==> flow/design.v <==
`timescale 1ns / 1ps
 module PWM(
    input clk,
	 input rst,
	 input  wire   [2:0] ctr,
	 output reg 	pwm_left_out,				 
	 output reg    pwm_right_out,           
	 output reg [3:0] ctr_dir_out       
    );
	 reg  [19:0]  countleft; 
	 reg  [19:0]  countright; 
	 reg [19:0]left;
	 reg [19:0]right;
	 always@(posedge clk)
	 if(rst)
		begin
		left<=20'h0;
		right<=20'h0;
		ctr_dir_out<=4'b0000;
		end
	 else
	 casex(ctr)
		3'b000:                   
			begin
			left<=20'h24a;
			right<=20'h24a;
			ctr_dir_out<=4'b0101;
			end
		3'b110:                      
			begin
			left<=20'h24a;
			right<=20'h75;
			ctr_dir_out<=4'b0101;
			end
		3'b111:                      
			begin
			left<=20'h24a;
			right<=20'h111;
			ctr_dir_out<=4'b0101; 
			end
		3'b101:                      
			begin
			left<=20'h75;
			right<=20'h24a;
			ctr_dir_out<=4'b0101;
			end
		3'b100:                      
			begin
			left<=20'h111;
			right<=20'h24a;
			ctr_dir_out<=4'b0101;
			end
		3'b011:                      
			begin
			left<=20'h298;
			right<=20'h298;
			ctr_dir_out<=4'b1010;
			end
		3'b010:                      
			begin
			left<=20'h298;
			right<=20'h298;
			ctr_dir_out<=4'b0101;
			end
		3'b001:                      
			begin
			left<=20'h187;
			right<=20'h187;
			ctr_dir_out<=4'b0000;
			end
		endcase
	always@(posedge clk)
		if(rst)
			begin
			countleft=20'b0;
			pwm_left_out=0;
			end
		else
		begin
			countleft=countleft+1;
			if(countleft<=left)
				begin
				pwm_left_out=1;
				end
			else begin
			pwm_left_out=0;
			end
			if(countleft>=20'h30d)
			begin
			countleft=0;
			end
		end
	always@(posedge clk)
		if(rst)
			begin
			countright=20'b0;
			pwm_right_out=0;
			end
		else
		begin
			countright=countright+1;
			if(countright<=right)
				begin
				pwm_right_out=1;
				end
			else begin
			pwm_right_out=0;
			end
			if(countright>=20'h30d)
			begin
			countright=0;
			end
		end
endmodule
`timescale 1ns / 1ps
module HongWai(
	 input clk,
	 input rst,
    output reg [2:0]ctr,
	 input wire [1:0]hwsignal,
	 output reg [1:0]leds_hw
    );
	 always@(posedge clk)                  
    begin
	 if(rst)
		leds_hw<=2'b00;
	 else
	 leds_hw<=hwsignal;
	 end
	 always@(posedge clk)
		if(rst)
			ctr<=3'b000;
		else
		casex(hwsignal)
		2'b00:
			begin
			ctr<=3'b000;
			end
		2'b10:
			begin
			ctr<=3'b101;       
			end
		2'b01:
			begin
			ctr<=3'b110;
			end
		2'b11:
			begin
			ctr<=3'b000;
			end
		endcase
endmodule
`timescale 1ns / 1ps
module ChaoShengBo(
	 input clk,
	 input rst,
	 output reg [2:0]ctr,
	 output reg En_o,
	 output reg En_negedge_o,
	 output reg Trig,
	 input wire Echo,
	 input wire [1:0]hwsignal,
	output reg En_tag
    );
	 reg [23:0]count;           
	 reg [23:0]timecount;       
	 reg [23:0]keep_obstacle_time;
	 reg [23:0]keep_no_obstacle_time;     
	 reg En;                     
	 reg [31:0]turnleft_count;      
	 reg [1:0]temp;
	 reg [1:0]Echo_temp;
	 reg En_negedge;
	 reg tag;
	 reg [31:0]tag_count;      
	 reg [31:0]count_total; 
	 reg count_tag;
	 always@(posedge clk)
	 if(rst)
	 begin
	 count=24'b0;
	 Trig=1'b0;
	 end
	 else
	 begin
	 count=count+1;
	 if(count>=24'h1312d)       
		begin
		Trig=1'b1;
		end
	if(count==24'h13136)           
		begin
		Trig=1'b0;
		count=24'b0;
		end
	 end
	 always@(posedge clk)
	 if(rst)
		begin
		timecount=24'b0;
		keep_obstacle_time<=24'b0;
		En=0;
		keep_no_obstacle_time=24'b0;
		turnleft_count=32'b0;
		temp<=2'b0;
		Echo_temp<=2'b0;
		En_negedge=0;
		ctr<=3'b000;
		En_tag=0;
		tag=0;
		tag_count=0;
		count_total=0;
		count_tag=0;
		En_o<=0;
		En_negedge_o<=0;
		end
	 else
	 begin
	 keep_obstacle_time<=timecount;
	 if(Echo)
		begin
		timecount=timecount+1;
		end
	  Echo_temp[0]<=Echo;
	  Echo_temp[1]<=Echo_temp[0]; 
	  if((Echo_temp==2'b10)&&(keep_obstacle_time>=24'h1e84))
	  begin
	  timecount=24'b0;
	  En=0;
	  end
	  if((keep_obstacle_time<=24'h6b7)&&(keep_obstacle_time>=24'h4e)&&(Echo_temp==2'b10))
		begin
		timecount=24'b0;
		En=1;
		ctr<=3'b111;
		end
	 temp[0]<=En;
	 temp[1]<=temp[0];
	 if(temp==2'b10)
	 begin
	 En_negedge=1;
	 tag=1;
	 count_tag=1;
	 end
	 if(count_tag==1)
	 begin
	 count_total=count_total+1;
	 end
	 if(En_negedge&(turnleft_count<=32'h1443fd)&(turnleft_count>32'h8583b))
	 begin
	 turnleft_count=turnleft_count+1;
	  ctr<=3'b100;
	 end
	 if(En_negedge&(turnleft_count<=32'h8583b))
	 begin
	 turnleft_count=turnleft_count+1;
	  ctr<=3'b000;
	 end
	  if(En_negedge&(turnleft_count<=32'h1a39de)&(turnleft_count>32'h1443fd))
	 begin
	 turnleft_count=turnleft_count+1;
	  ctr<=3'b111;
	 end
	 if(turnleft_count>=32'h1a39de)
	 begin
	 En_negedge=0;
	 turnleft_count=32'b0;
	 end
	 if(tag==1&((hwsignal==2'b10)|(hwsignal==2'b00)))
	 begin
	 En_tag=1;
	 tag_count=tag_count+1;
	 ctr<=3'b110;
	 end
	 if(tag_count>=32'h5f5e1)
	 begin
	 En_tag=0;
	 tag_count=0;
	 tag=0;
	 count_total=0;
	 count_tag=0;
	 end
	 if(count_total>=32'h5f5e10)
	 begin
	 En_tag=0;
	 tag_count=0;
	 tag=0;
	 count_total=0;
	 count_tag=0;
	 end
	 En_o<=En;
	 En_negedge_o<=En_negedge;
	 end
endmodule
`timescale 1ns / 1ps
module Bluetooth(
    input clk,
	 input rst,
	 input Rx,
	 output Tx,
	 output reg [7:0] seg_data,
	 output [7:0] seg_slect,
	 output reg bl_En,
	 output reg [2:0] bl_ctr
    );
	 reg EnRead;
	 reg [19:0]fp;
	 reg [16:0]seg_fp;
	 reg seg_fp_clk;
	 reg [7:0]data;
	 reg [7:0]seg_data_r;
	 reg bl_En_r;
	 reg [2:0]bl_ctr_r;
	 assign seg_slect=8'hfe;
	 assign Tx=1'b0;
	 always@(posedge clk)
	 if(rst)
	 begin
	 EnRead=0;
	 fp=20'h0;
	 data=8'hfe;
	 seg_fp=17'h0;
	 seg_fp_clk=0;
	 seg_data_r=8'h0;
	 bl_En_r=0;
	 bl_ctr_r=3'b001;
	 seg_data<=8'h0;
	 bl_En<=0;
	 bl_ctr<=3'b001;
	 end
	 else
	 begin
		if(Rx==0)
			begin
				EnRead=1;
			end
		if(EnRead)
			begin
				fp=fp+1;
			end
		case(fp)
		20'h7a:
			begin
				data[0]=Rx;
			end
		20'hcb:
			begin
				data[1]=Rx;
			end
		20'h11d:
			begin
				data[2]=Rx;
			end
		20'h16e:
			begin
				data[3]=Rx;
			end
		20'h1c0:
			begin
				data[4]=Rx;
			end
		20'h211:
			begin
				data[5]=Rx;
			end	
		20'h262:
			begin
				data[6]=Rx;
			end
		20'h2b4:
			begin
				data[7]=Rx;
			end
		20'h305:               
			begin
				EnRead=0;
				fp=20'h0;
			end
		endcase
	 seg_fp=seg_fp+1;
	 if(seg_fp==17'h1fff)
		begin
		seg_fp_clk=0;
		end
		if(seg_fp==17'h3d09)
		begin
		if(seg_fp_clk==0)
		case(data)
	  8'h0:
		begin
		seg_data_r=8'b11000000;
		bl_ctr_r=3'b010;                  
		end
	  8'h1:
		begin
		seg_data_r=8'b11111001;
		bl_ctr_r=3'b111;                  
		end
	  8'h2:
		begin
		seg_data_r=8'b10100100;
		bl_ctr_r=3'b011;                  
		end
	  8'h3:
		begin
		seg_data_r=8'b10110000;
		bl_ctr_r=3'b100;                  
		end
	  8'h4:
		begin
		seg_data_r=8'b10011001;
		bl_ctr_r=3'b001;                 
		end
	  8'h5:
		begin
		seg_data_r=8'b10010010;
		bl_En_r=1;                       
		end
	  8'h6:
		begin
		seg_data_r=8'b10000010;
		bl_En_r=0;                        
		end
	  8'h7:
		begin
		seg_data_r=8'b00000111;
		end
	  8'h8:
		begin
		seg_data_r=8'b01111111;
		end
	  8'h9:
		begin
		seg_data_r=8'b01101111;
		end
	 8'hff:
		begin
		seg_data_r=8'b01110110;
		end
	 8'hfe:
		begin
		seg_data_r=8'b10001100;
		end
	  endcase
		seg_fp_clk=1;
		end
	 seg_data<=seg_data_r;
	 bl_En<=bl_En_r;
	 bl_ctr<=bl_ctr_r;
	 end
endmodule
`timescale 1ns / 1ps
module Top(
	input  clk,
	input  rst,
	output pwm_left_out,
	output pwm_right_out,
	output [3:0] ctr_dir_out,
	output [2:0] led,
	input  [1:0]hwsignal,
	output [1:0]leds_hw,
	output wire [2:0] led_pwm_ctr,
	output Trig,
	input Echo,
	output En_tag,
	output csb_En_negedge,
	input Rx,
	output Tx,
	output [7:0] data,
	output [7:0] seg_slect
    );
	wire [2:0]hw_ctr;
	wire [2:0]ctr;
	wire [2:0]bl_ctr;
	wire csb_En;                    
	wire bl_En;
	wire [2:0]csb_ctr;
	wire [2:0]middctr;
	PWM pwm(.clk(clk),
				.rst(rst),
				.ctr(ctr),
				.pwm_left_out(pwm_left_out),
				.pwm_right_out(pwm_right_out),
				.ctr_dir_out(ctr_dir_out));
	HongWai hw(.clk(clk),
					.rst(rst),
					.ctr(hw_ctr),
					.hwsignal(hwsignal),
					.leds_hw(leds_hw));
	ChaoShengBo csb(.clk(clk),
					.rst(rst),
					.ctr(csb_ctr),
					.En_o(csb_En),
					.En_negedge_o(csb_En_negedge),
					.Trig(Trig),
					.Echo(Echo),
					.hwsignal(hwsignal),
					.En_tag(En_tag)
					);
	Bluetooth bt(.clk(clk),
					.rst(rst),
					.Rx(Rx),
					.Tx(Tx),
					.seg_data(data),
					.seg_slect(seg_slect),
					.bl_ctr(bl_ctr),
					.bl_En(bl_En));
		assign middctr=(csb_En|csb_En_negedge)?csb_ctr:hw_ctr;
		assign ctr=bl_En?bl_ctr:middctr;
		assign led_pwm_ctr=csb_ctr;
		assign led=ctr;
endmodule
Reports on Top
The steps from the RTL of Top to its reports follow in flow order.
Lines are those of the file above, counted from 1.
Operators carry their Yosys type and port widths (W data, S select, Z words).
The mark n/a stands for no value.

inputs
  top module = Top
  clock port = clk
  cell library = sky130hd
  corner = tt_025C_1v80

Word level
Yosys after proc, flatten, opt, wreduce and memory -nomap, before mapping. Memory bits, and registers merged into a memory's read port (data or address), are not among the register bits. Print and check cells are not counted.
Memory sizes are those after Yosys's memory passes, which may raise the word count (mostly to a power of two), join words into wider ones and drop unused or constant bits.

word-level totals
  flip-flop bits (word level) = 327
  bits in read-only memories = 192
  word width x clocked read ports = 24
  memory cells = 1
  input bits = 6
  output and inout port bits = 34

memories
  name              words  bits a word  read ports  write ports  RTL line  text
  (name not given)  8      24           1           0            22        casex(ctr)

cells by class
  add/sub/neg operators = 11
  order comparisons = 16
  eq/ne operators = 28
  mux-type cells = 56
  bitwise gates (word level) = 9
  reduce/logical cells = 23

operator list
  cell                     number
  $mux W32                 11
  $add A32 B1 Y32 const B  5
  $pmux W8 S12             1
  $eq A20 B10 Y1 const B   4
  $le A32 B21 Y1 const B   2
  $add A20 B1 Y20 const B  3
  $eq A20 B9 Y1 const B    3
  $add A24 B1 Y24 const B  2
  $ge A20 B10 Y1 const B   2
  $le A20 B20 Y1           2
  $mux W20                 2
  $ge A32 B19 Y1 const B   1
  $gt A32 B20 Y1 const B   1
  $le A32 B20 Y1 const B   1
  $ge A32 B21 Y1 const B   1
  $gt A32 B21 Y1 const B   1
  $ge A32 B23 Y1 const B   1
  $eq A8 B3 Y1 const B     4
  $mux W1                  32
  $le A24 B11 Y1 const B   1
  $ge A24 B13 Y1 const B   1
  $ge A24 B17 Y1 const B   1
  $eq A24 B17 Y1 const B   1
  $ge A24 B7 Y1 const B    1
  $mux W3                  7
  $eq A20 B7 Y1 const B    1
  $eq A20 B8 Y1 const B    1
  $add A17 B1 Y17 const B  1

Other operator kinds: 24; their cells: 49.

Depth
Depth = most cells in a row (Yosys ltp): at word level without a register or memory, in the mapped netlist without a sequential cell, where the memories' decode and read muxes count.

logic depth
  depth in word-level cells = 18
  ABC_AREA = 0
  gate-level depth with buffers = 30
  gate-level depth less buffers = 26

Mapped cells and area
Yosys stat after the flow's synthesis: flattened, memories mapped to cells. It holds for the ABC_AREA given above (unset counts as 0); a run with the other value may have another netlist.

synthesis totals
  cells in the netlist = 2009
  chip area (Yosys) = 16274.4 um^2
  flip-flops = 304

cell types
  type                       number  area in all (um^2)
  sky130_fd_sc_hd__dfxtp_1   304     6.09E+03
  sky130_fd_sc_hd__nor2_1    280     1.05E+03
  sky130_fd_sc_hd__xnor2_1   106     928.39
  sky130_fd_sc_hd__xor2_1    98      858.323
  sky130_fd_sc_hd__nand2_1   168     630.605
  sky130_fd_sc_hd__ha_1      46      575.552
  sky130_fd_sc_hd__nand3_1   104     520.499
  sky130_fd_sc_hd__a21oi_1   85      425.408
  sky130_fd_sc_hd__nor3_1    85      425.408
  sky130_fd_sc_hd__nor2b_1   56      350.336
  sky130_fd_sc_hd__o21ai_0   66      330.317
  sky130_fd_sc_hd__nand4_1   47      294.032
  sky130_fd_sc_hd__and3_1    45      281.52
  sky130_fd_sc_hd__mux2i_1   25      250.24
  sky130_fd_sc_hd__clkbuf_1  66      247.738
  sky130_fd_sc_hd__inv_1     65      243.984
  sky130_fd_sc_hd__nor4_1    35      218.96
  sky130_fd_sc_hd__a31oi_1   28      175.168

Other cell types: 65; their cells: 300.
The figures by module come from a second, unflattened synthesis with its own total; it is not the netlist above.

unflattened totals
  cell total of the unflattened synthesis = 2116
  area total of the unflattened synthesis = 17369.2 um^2

Each row is one instance without its submodules.

modules
  module       instances  cells  area (um^2)  seq. area (um^2)
  ChaoShengBo  1          1324   10593.9      3583.4
  Bluetooth    1          411    3402.0       1181.1
  PWM          1          354    3123.0       1221.2
  HongWai      1          14     167.7        100.1
  Top          1          13     82.6         0.0

Path before layout
Source: OpenSTA report_checks on the synthesized netlist (no wires, ideal clock, input and output delay 20% of the period each), path of least setup slack; recovery checks are left aside. Register names are those of the netlist, which keeps one name where synthesis merged equal registers.

path after synthesis
  path kind = reg2reg
  start = register csb.turnleft_count[0]
  end = register csb.turnleft_count[20]
  clock period = 10.0 ns
  setup time = 0.135 ns
  launch time at the first pin = 0.000 ns
  arrival time = 7.297 ns
  required time = 9.865 ns
  slack = 2.568 ns
  delay of the path = 7.432 ns
  driving pins on the path = 29
  path buffers = 4
  synthesis period reached = 7.432 ns

"delay of the path" = arrival - input delay + setup time.
"driving pins on the path": output pins that drive a net of the path, with the launching flip-flop's if there is one; two outputs of one cell count as two.
"synthesis period reached" is the clock period less the worst setup slack; recovery checks do not enter. This is arithmetic on one report: input and output delays are still those of the set period (20% each).
Between the ends stands the longest chain of elaborated cells between them, by number of cells; it is not shown to be the way that was timed. Of several equally long chains one is given.
A line is the first line of the expression or statement that the cell stems from. Yosys adds cells for indexed reads and writes and turns some case tables into memories.
A register here has more assigning lines than the two given.

between the ends, after synthesis
  cell sequence = sky130_fd_sc_hd__dfxtp_1 -> sky130_fd_sc_hd__inv_1 -> sky130_fd_sc_hd__ha_1 -> sky130_fd_sc_hd__or4bb_1 -> sky130_fd_sc_hd__or4_4 -> sky130_fd_sc_hd__a211oi_2 -> sky130_fd_sc_hd__nor3_2 -> sky130_fd_sc_hd__buf_2 -> sky130_fd_sc_hd__xnor2_1 -> sky130_fd_sc_hd__ha_1 -> sky130_fd_sc_hd__clkbuf_1 -> sky130_fd_sc_hd__nand3_1 -> sky130_fd_sc_hd__nor3_1 -> sky130_fd_sc_hd__a21oi_1 -> sky130_fd_sc_hd__nor4b_1 -> sky130_fd_sc_hd__a41oi_4 -> sky130_fd_sc_hd__a2111oi_1 -> sky130_fd_sc_hd__xnor2_1 -> sky130_fd_sc_hd__nand3_1 -> sky130_fd_sc_hd__or4_1 -> sky130_fd_sc_hd__o41a_1 -> sky130_fd_sc_hd__and2_1 -> sky130_fd_sc_hd__buf_6 -> sky130_fd_sc_hd__nor4b_2 -> sky130_fd_sc_hd__xor2_1 -> sky130_fd_sc_hd__nand4_1 -> sky130_fd_sc_hd__a311oi_4 -> sky130_fd_sc_hd__buf_6 -> sky130_fd_sc_hd__nor3_1
  length of the longest elaborated chain = 16
  elaborated cells between the ends (all ways) = 21
  source lines of those cells = 8

RTL lines, path after synthesis
  what              RTL line  text
  start, declared   170       reg [31:0]turnleft_count;
  start, assigned   251       turnleft_count=turnleft_count+1;
  start, assigned   256       turnleft_count=turnleft_count+1;
  $le A32 B21 Y1    249       if(En_negedge&(turnleft_count<=32'h1443fd)&(turnleft_count>32'h8583b))
  $and A1 B1 Y1 x2  249
  $mux W32          249
  $mux W32          198       if(rst)
  $le A32 B20 Y1    254       if(En_negedge&(turnleft_count<=32'h8583b))
  $and A1 B1 Y1     254
  $mux W32          254
  $mux W32          198
  $le A32 B21 Y1    259       if(En_negedge&(turnleft_count<=32'h1a39de)&(turnleft_count>32'h1443fd))
  $and A1 B1 Y1 x2  259
  $mux W32          259
  $mux W32          198
  $ge A32 B21 Y1    264       if(turnleft_count>=32'h1a39de)
  $reduce_or A2 Y1  n/a
  end, assigned     256
  end, assigned     261       turnleft_count=turnleft_count+1;
  end, declared     170

Timing after layout
From the final timing report of run 1: the path of least setup slack in the routed layout; clock arrival at registers is part of the times.

path post-layout
  path kind = reg2reg
  start = register csb.turnleft_count[0]
  end = register csb.turnleft_count[6]
  clock period = 12.4 ns
  setup time = 0.15 ns
  launch time at the first pin = 0.54 ns
  arrival time = 9.78 ns
  required time = 12.79 ns
  slack = 3.01 ns
  driving pins on the path = 29
  path buffers = 4

Between the ends stands the longest chain of elaborated cells between them, by number of cells; it is not shown to be the way that was timed. Of several equally long chains one is given.
A register here has more assigning lines than the two given.

between the ends, post-layout
  cell sequence = sky130_fd_sc_hd__dfxtp_1 -> sky130_fd_sc_hd__inv_1 -> sky130_fd_sc_hd__ha_1 -> sky130_fd_sc_hd__or4bb_1 -> sky130_fd_sc_hd__or4_4 -> sky130_fd_sc_hd__a211oi_2 -> sky130_fd_sc_hd__nor3_2 -> sky130_fd_sc_hd__buf_2 -> sky130_fd_sc_hd__xnor2_1 -> sky130_fd_sc_hd__ha_1 -> sky130_fd_sc_hd__clkbuf_1 -> sky130_fd_sc_hd__nand3_1 -> sky130_fd_sc_hd__nor3_1 -> sky130_fd_sc_hd__a21oi_1 -> sky130_fd_sc_hd__nor4b_1 -> sky130_fd_sc_hd__a41oi_4 -> sky130_fd_sc_hd__a2111oi_1 -> sky130_fd_sc_hd__xnor2_1 -> sky130_fd_sc_hd__nand3_1 -> sky130_fd_sc_hd__or4_1 -> sky130_fd_sc_hd__o41a_1 -> sky130_fd_sc_hd__and2_1 -> sky130_fd_sc_hd__buf_6 -> sky130_fd_sc_hd__nor2_1 -> sky130_fd_sc_hd__a31o_2 -> sky130_fd_sc_hd__o21ai_1 -> sky130_fd_sc_hd__a211o_1 -> sky130_fd_sc_hd__clkbuf_1 -> sky130_fd_sc_hd__nor3_1
  length of the longest elaborated chain = 16
  elaborated cells between the ends (all ways) = 21
  source lines of those cells = 8

RTL lines, path post-layout
  what              RTL line  text
  start, declared   170       reg [31:0]turnleft_count;
  start, assigned   251       turnleft_count=turnleft_count+1;
  start, assigned   256       turnleft_count=turnleft_count+1;
  $le A32 B21 Y1    249       if(En_negedge&(turnleft_count<=32'h1443fd)&(turnleft_count>32'h8583b))
  $and A1 B1 Y1 x2  249
  $mux W32          249
  $mux W32          198       if(rst)
  $le A32 B20 Y1    254       if(En_negedge&(turnleft_count<=32'h8583b))
  $and A1 B1 Y1     254
  $mux W32          254
  $mux W32          198
  $le A32 B21 Y1    259       if(En_negedge&(turnleft_count<=32'h1a39de)&(turnleft_count>32'h1443fd))
  $and A1 B1 Y1 x2  259
  $mux W32          259
  $mux W32          198
  $ge A32 B21 Y1    264       if(turnleft_count>=32'h1a39de)
  $reduce_or A2 Y1  n/a
  end, assigned     256
  end, assigned     261       turnleft_count=turnleft_count+1;
  end, declared     170

Flow measurements of Top on sky130hd: 3 stored runs with different settings, listed in no order. Input and output delays are each 20% of the period that was set; the output load is 0.01 pF.
"critical setup path time" is the time allowed to the run's worst setup path (the clock period less input and output delay, where it has them) less its slack. Clock arrival times count: a late capture clock shortens it, a late launch clock lengthens it.
"total power after layout" is the tool's figure for a default switching activity; nothing was simulated.
Among the settings, . means not set for that run.

name                                      run 1    run 2     run 3
CORE_ASPECT_RATIO                         0.99     .         .
CORE_UTILIZATION                          31       40        63
CTS_CLUSTER_DIAMETER                      140      .         278
GPL_TIMING_DRIVEN                         0        .         0
MAX_ROUTING_LAYER                         met5     .         met4
PLACE_DENSITY_LB_ADDON                    0.2      .         .
period_ns                                 12.4     8.99      10.8
CAP_MARGIN                                20       20        15
CORE_MARGIN                               2        2         2
SLEW_MARGIN                               20       20        35
PLACE_DENSITY                             .        0.6       .
CELL_PAD_IN_SITES_GLOBAL_PLACEMENT        .        .         1
GPL_ROUTABILITY_DRIVEN                    .        .         0
SETUP_SLACK_MARGIN                        .        .         -0.16
chip area after synthesis (Yosys) (um^2)  16274.4  16274.4   16274.4
full die area (um^2)                      54347.1  42314.5   27134.3
utilization after routing (%)             36.6     46.2      72.7
worst setup slack after layout (ns)       3.010    1.051     1.669
worst hold slack after layout (ns)        0.461    0.460     0.467
total power after layout (W)              0.00223  0.002973  0.002398
critical setup path time (ns)             9.39     7.94      9.13
class of the worst setup path             reg2reg  reg2reg   reg2reg
